==> flow/design.v <==
module sort_top (
  input             clk,
  input      [31:0] a, b, c, d, e, f,
  output reg [31:0] m, n, o, p, q, r
);
  reg  [31:0] a_q, b_q, c_q, d_q, e_q, f_q;
  wire [31:0] m_w, n_w, o_w, p_w, q_w, r_w;
  always @(posedge clk) begin
    a_q <= a; b_q <= b; c_q <= c; d_q <= d; e_q <= e; f_q <= f;
    m <= m_w; n <= n_w; o <= o_w; p <= p_w; q <= q_w; r <= r_w;
  end
  sort u_sort (
    .a(a_q), .b(b_q), .c(c_q), .d(d_q), .e(e_q), .f(f_q),
    .m(m_w), .n(n_w), .o(o_w), .p(p_w), .q(q_w), .r(r_w)
  );
endmodule

module sort(
  input [31:0]a,b,c,d,e,f,
  output reg [31:0]m,n,o,p,q,r);
  reg [31:0]mem[5:0];
  reg [31:0]t;
  always@(*)
    begin
      mem[0]=a;
      mem[1]=b;
      mem[2]=c;
      mem[3]=d;
      mem[4]=e;
      mem[5]=f;
      for(int i=0;i<6;i++)
        begin
          for(int j=0;j<5;j++)
            begin
              if(mem[j]<mem[j+1])
                begin
                  t = mem[j];
                  mem[j]=mem[j+1];
                  mem[j+1]=t;
                end
            end
        end
      m=mem[0];
      n=mem[1];
      o=mem[2];
      p=mem[3];
      q=mem[4];
      r=mem[5];
    end
endmodule
Step by step through the tools: sort_top
The steps from the RTL of sort_top to its reports follow in flow order.
Lines are those of the file above, counted from 1.
Operators carry their Yosys type and port widths (W data, S select, Z words).
Library cell names are shortened.
{"block": "setup", "top": "sort_top", "clock": "clk", "lib": "sky130hd", "lib_corner": "tt_025C_1v80"}

Elaborated design
Source: Yosys, flattened and elaborated. Widths are those after wreduce; folded enables and synchronous resets count as part of the registers. Registers that Yosys merges into a memory's read port (data or address) are not register bits. Print and check cells do not count. Equal cells are merged and count once.
{"block": "bits", "reg_bits": 384, "input_bits": 193, "output_inout_bits": 192, "elab_cells": 102}
{"block": "op_classes", "n_cmp": 30, "muxes": 60}
{"block": "op_table", "cell": "$mux W32", "n": 60}
{"block": "op_table", "cell": "$lt A32 B32 Y1", "n": 30}

Depth
Longest topological path by Yosys (ltp), each cell counted once; first at word level (registers and memories cut), then after technology mapping (sequential cells cut; the memories' decode and read muxes count).
{"block": "depth", "ltp_word": 30, "ABC_AREA": 0, "ltp_mapped": 265, "ltp_nobuf": 237}

Netlist
Source: synth_stat.txt of the flow (Yosys; design flattened, memories mapped). It holds for the ABC_AREA given above (unset counts as 0); a run with the other value may have another netlist.
{"block": "by_type", "type": "ha_1", "n": 891, "area_total_um2": 1.11E+04}
{"block": "by_type", "type": "dfxtp_1", "n": 384, "area_total_um2": 7.69E+03}
{"block": "by_type", "type": "a21oi_1", "n": 1004, "area_total_um2": 5.02E+03}
{"block": "by_type", "type": "mux2i_1", "n": 444, "area_total_um2": 4.44E+03}
{"block": "by_type", "type": "o21ai_0", "n": 863, "area_total_um2": 4.32E+03}
{"block": "by_type", "type": "nor2_1", "n": 851, "area_total_um2": 3.19E+03}
{"block": "by_type", "type": "nand2_1", "n": 781, "area_total_um2": 2.93E+03}
{"block": "by_type", "type": "inv_1", "n": 459, "area_total_um2": 1.72E+03}
{"block": "by_type", "type": "a21o_1", "n": 166, "area_total_um2": 1.25E+03}
{"block": "by_type", "type": "nand4_1", "n": 178, "area_total_um2": 1.11E+03}
{"block": "by_type", "type": "clkbuf_1", "n": 275, "area_total_um2": 1032.24}
{"block": "by_type", "type": "nor2b_1", "n": 135, "area_total_um2": 844.56}
{"block": "by_type", "type": "nand2b_1", "n": 114, "area_total_um2": 713.184}
{"block": "by_type", "type": "a211oi_1", "n": 51, "area_total_um2": 382.867}
{"block": "by_type", "type": "mux2_2", "n": 25, "area_total_um2": 281.52}
{"block": "by_type", "type": "nand3_1", "n": 47, "area_total_um2": 235.226}
{"block": "by_type", "type": "nor3_1", "n": 43, "area_total_um2": 215.206}
{"block": "by_type", "type": "buf_1", "n": 55, "area_total_um2": 206.448}
Not listed: further types 78, cells in them 504.
{"block": "synth_totals", "cell_count": 7270, "yosys_area_um2": 50878.8, "seqArea_um2": 7687.4, "ff_cells": 384, "buf_cells": 353}
The figures by module come from a second, unflattened synthesis with its own total; it is not the netlist above.
{"block": "unflattened", "cells_unflattened": 7521, "hier_area_um2": 51969.8}
Each row is one instance without its submodules.
{"block": "by_module", "module": "sort", "n_inst": 1, "n_cells": 7137, "area_um2": 44282.5, "seq_area_um2": 0.0}
{"block": "by_module", "module": "sort_top", "n_inst": 1, "n_cells": 384, "area_um2": 7687.4, "seq_area_um2": 7687.4}

Timing after synthesis
Source: OpenSTA report_checks on the synthesized netlist (no wires, ideal clock, input and output delay 20% of the period each), path of least setup slack; recovery checks are left aside. Register names are those of the netlist, which keeps one name where synthesis merged equal registers.
{"block": "synth_timing", "kind": "register to register", "startpoint": "register b_q[30]", "endpoint": "register q[12]", "period_ps": 44000, "setup_ps": 129, "launch_ps": 0, "arrival_time_ps": 43905, "required_time_ps": 43871, "path_slack_ps": -34, "delay_ps": 44034, "stages": 251, "path_buffers": 31, "period_less_setup_slack_ps": 44034}
"delay_ps" is the arrival time less input delay plus setup time.
"stages" counts driving pins, that of a launching flip-flop among them; a cell with two outputs on the path counts twice.
"period_less_setup_slack_ps" = period - worst setup slack (recovery checks aside). The figure is calculated, with input and output delays left at 20% of the set period.
Between the ends stands the longest chain of elaborated cells between them, by number of cells; it is not shown to be the way that was timed. Of several equally long chains one is given.
Each line given opens the expression or statement behind the cell; cells for indexed reads and writes are added by Yosys, which also makes memories of some case tables.
{"block": "synth_between", "cell_sequence": "dfxtp_1 inv_1 ha_1 nand4_1 or4_1 or4_1 o22ai_1 nor2_1 clkbuf_1 clkbuf_1 nand2_1 o21ai_0 ha_1 nand4_1 nor4_1 nand2_1 nor3_1 a211oi_1 [215 not listed] mux2i_1 inv_1 ha_1 a21oi_1 nor2b_1 o21ai_0 nand2b_1 a21oi_1 nor2b_1 o21ai_0 nand2b_1 a21oi_1 nand2_1 or4_1 o41a_1 buf_4 buf_6 mux2i_1", "elab_chain_cells": 30, "cone_cells": 85, "lines_between": 1, "cone_classes": "compare (30); mux (55)"}
{"block": "synth_lines", "item": "start, declared", "line": 6, "text": "reg  [31:0] a_q, b_q, c_q, d_q, e_q, f_q;"}
{"block": "synth_lines", "item": "start, assigned", "line": 9, "text": "a_q <= a; b_q <= b; c_q <= c; d_q <= d; e_q <= e; f_q <= f;"}
{"block": "synth_lines", "item": "$lt A32 B32 Y1", "line": 35, "text": "if(mem[j]<mem[j+1])"}
{"block": "synth_lines", "item": "$mux W32", "line": 35}
{"block": "synth_lines", "item": "$lt A32 B32 Y1", "line": 35}
{"block": "synth_lines", "item": "$mux W32", "line": 35}
{"block": "synth_lines", "item": "$lt A32 B32 Y1", "line": 35}
{"block": "synth_lines", "item": "$mux W32", "line": 35}
{"block": "synth_lines", "item": "$lt A32 B32 Y1", "line": 35}
{"block": "synth_lines", "item": "[16 not listed]"}
{"block": "synth_lines", "item": "$mux W32", "line": 35}
{"block": "synth_lines", "item": "$lt A32 B32 Y1", "line": 35}
{"block": "synth_lines", "item": "$mux W32", "line": 35}
{"block": "synth_lines", "item": "$lt A32 B32 Y1", "line": 35}
{"block": "synth_lines", "item": "$mux W32", "line": 35}
{"block": "synth_lines", "item": "$lt A32 B32 Y1", "line": 35}
{"block": "synth_lines", "item": "$mux W32", "line": 35}
{"block": "synth_lines", "item": "end, assigned", "line": 10, "text": "m <= m_w; n <= n_w; o <= o_w; p <= p_w; q <= q_w; r <= r_w;"}
{"block": "synth_lines", "item": "end, declared", "line": 4, "text": "output reg [31:0] m, n, o, p, q, r"}

Worst path after layout
Path of least setup slack in the final report of flow run 2 (OpenROAD, finished layout, wires in). Where an end is a register, its clock arrival counts in the times.
The path's times are printed in steps of 10 ps; the period is the one set.
{"block": "layout_timing", "kind": "register to register", "startpoint": "register a_q[26]", "endpoint": "register q[5]", "period_ps": 29100, "setup_ps": 140, "launch_ps": 660, "arrival_time_ps": 43630, "required_time_ps": 29600, "path_slack_ps": -14020, "stages": 215, "path_buffers": 36}
Between the ends stands the longest chain of elaborated cells between them, by number of cells; it is not shown to be the way that was timed. Of several equally long chains one is given.
{"block": "layout_between", "cell_sequence": "dfxtp_1 ha_4 nand4_1 or4_4 or4_4 o22ai_4 nor2_4 buf_12 clkbuf_16 nand2_4 o21ai_4 ha_4 nand4_1 buf_4 buf_4 nor2_1 o21ai_0 a21oi_4 [179 not listed] a31oi_4 inv_1 ha_1 a21oi_2 nor2b_1 o21ai_1 nand2b_1 a21oi_2 nor2b_1 o21ai_1 nand2b_1 a21oi_4 nand2_1 or4_4 o41a_1 buf_12 buf_12 mux2i_4", "elab_chain_cells": 30, "cone_cells": 85, "lines_between": 1, "cone_classes": "compare (30); mux (55)"}
{"block": "layout_lines", "item": "start, declared", "line": 6, "text": "reg  [31:0] a_q, b_q, c_q, d_q, e_q, f_q;"}
{"block": "layout_lines", "item": "start, assigned", "line": 9, "text": "a_q <= a; b_q <= b; c_q <= c; d_q <= d; e_q <= e; f_q <= f;"}
{"block": "layout_lines", "item": "$lt A32 B32 Y1", "line": 35, "text": "if(mem[j]<mem[j+1])"}
{"block": "layout_lines", "item": "$mux W32", "line": 35}
{"block": "layout_lines", "item": "$lt A32 B32 Y1", "line": 35}
{"block": "layout_lines", "item": "$mux W32", "line": 35}
{"block": "layout_lines", "item": "$lt A32 B32 Y1", "line": 35}
{"block": "layout_lines", "item": "$mux W32", "line": 35}
{"block": "layout_lines", "item": "$lt A32 B32 Y1", "line": 35}
{"block": "layout_lines", "item": "[16 not listed]"}
{"block": "layout_lines", "item": "$mux W32", "line": 35}
{"block": "layout_lines", "item": "$lt A32 B32 Y1", "line": 35}
{"block": "layout_lines", "item": "$mux W32", "line": 35}
{"block": "layout_lines", "item": "$lt A32 B32 Y1", "line": 35}
{"block": "layout_lines", "item": "$mux W32", "line": 35}
{"block": "layout_lines", "item": "$lt A32 B32 Y1", "line": 35}
{"block": "layout_lines", "item": "$mux W32", "line": 35}
{"block": "layout_lines", "item": "end, assigned", "line": 10, "text": "m <= m_w; n <= n_w; o <= o_w; p <= p_w; q <= q_w; r <= r_w;"}
{"block": "layout_lines", "item": "end, declared", "line": 4, "text": "output reg [31:0] m, n, o, p, q, r"}

Add stored flow runs of sort_top

Settings and measured results of 2 stored flow runs for module sort_top (sky130hd), not sorted in any way. The constraints put input and output delay at 20% of the set period each and load the outputs with 0.01 pF.
"clock_period_reached_ps" = clock period - worst setup slack. The figure is calculated, with input and output delays left at 20% of the set period.
"worst_path_allowed_less_slack_ps" = time allowed to the worst setup path (clock period - input delay - output delay, where it has them) - its slack; a late launch clock adds to it, a late capture clock takes from it.
"worst_path_allowed_less_slack_ps" is given in steps of 10 ps.

Flow run 1
==> flow/run.sh <==
#!/bin/bash
# the make line also repeats the synthesis and layout settings of config.mk as NAME=value (left out here)
make -C /OpenROAD-flow-scripts/flow DESIGN_CONFIG=/design/flow/config.mk WORK_HOME=/design/flow/orfs CLKGATE_MAP_FILE= finish
==> flow/config.mk <==
export PLATFORM = sky130hd
export DESIGN_NAME = sort_top
export DESIGN_NICKNAME = sort_top
export VERILOG_FILES = /design/flow/design.v
export SDC_FILE = /design/flow/constraint.sdc
export NUM_CORES = 4
export LEC_CHECK = 0
export ABC_AREA = 1
export CAP_MARGIN = 15
export CELL_PAD_IN_SITES_DETAIL_PLACEMENT = 2
export CORE_ASPECT_RATIO = 1.65
export CORE_MARGIN = 3
export CORE_UTILIZATION = 25
export CTS_CLUSTER_DIAMETER = 215
export CTS_CLUSTER_SIZE = 46
export GPL_ROUTABILITY_DRIVEN = 0
export GPL_TIMING_DRIVEN = 0
export MAX_ROUTING_LAYER = met5
export PLACE_DENSITY_LB_ADDON = 0.13
export SETUP_SLACK_MARGIN = 5.0
export SLEW_MARGIN = 20
export TNS_END_PERCENT = 50
==> flow/constraint.sdc <==
create_clock -name core_clock -period 29.1 [get_ports {clk}]
set_input_delay 5.8200 -clock core_clock [delete_from_list [all_inputs] [get_ports {clk}]]
set_output_delay 5.8200 -clock core_clock [all_outputs]
set_load 0.01 [all_outputs]

==> results of flow run 1, as JSON <==
{
  "outcome": "no final report: routing broke off with GRT-0232"
}

Flow run 2
==> flow/run.sh <==
#!/bin/bash
# the make line also repeats the synthesis and layout settings of config.mk as NAME=value (left out here)
make -C /OpenROAD-flow-scripts/flow DESIGN_CONFIG=/design/flow/config.mk WORK_HOME=/design/flow/orfs CLKGATE_MAP_FILE= finish
==> flow/config.mk <==
export PLATFORM = sky130hd
export DESIGN_NAME = sort_top
export DESIGN_NICKNAME = sort_top
export VERILOG_FILES = /design/flow/design.v
export SDC_FILE = /design/flow/constraint.sdc
export NUM_CORES = 4
export LEC_CHECK = 0
export ABC_AREA = 0
export CAP_MARGIN = 20
export CELL_PAD_IN_SITES_DETAIL_PLACEMENT = 0
export CORE_ASPECT_RATIO = 0.59
export CORE_MARGIN = 3
export CORE_UTILIZATION = 31
export CTS_CLUSTER_SIZE = 46
export GPL_ROUTABILITY_DRIVEN = 0
export GPL_TIMING_DRIVEN = 0
export MAX_ROUTING_LAYER = met5
export PLACE_DENSITY_LB_ADDON = 0.24
export SLEW_MARGIN = 20
==> flow/constraint.sdc <==
create_clock -name core_clock -period 29.1 [get_ports {clk}]
set_input_delay 5.8200 -clock core_clock [delete_from_list [all_inputs] [get_ports {clk}]]
set_output_delay 5.8200 -clock core_clock [all_outputs]
set_load 0.01 [all_outputs]

==> results of flow run 2, as JSON <==
{
  "synthArea_um2": 50878.8,
  "die_area_um2": 169192.0,
  "finalCellArea_um2": 72338.1,
  "finish.utilization_frac": 0.446,
  "timing.setup.ws_ps": -14024,
  "tns_setup_ps": -1815020,
  "timing.hold.ws_ps": 1839,
  "clock_period_reached_ps": 43124,
  "worst_path_allowed_less_slack_ps": 43120,
  "worstPathKind": "register to register"
}
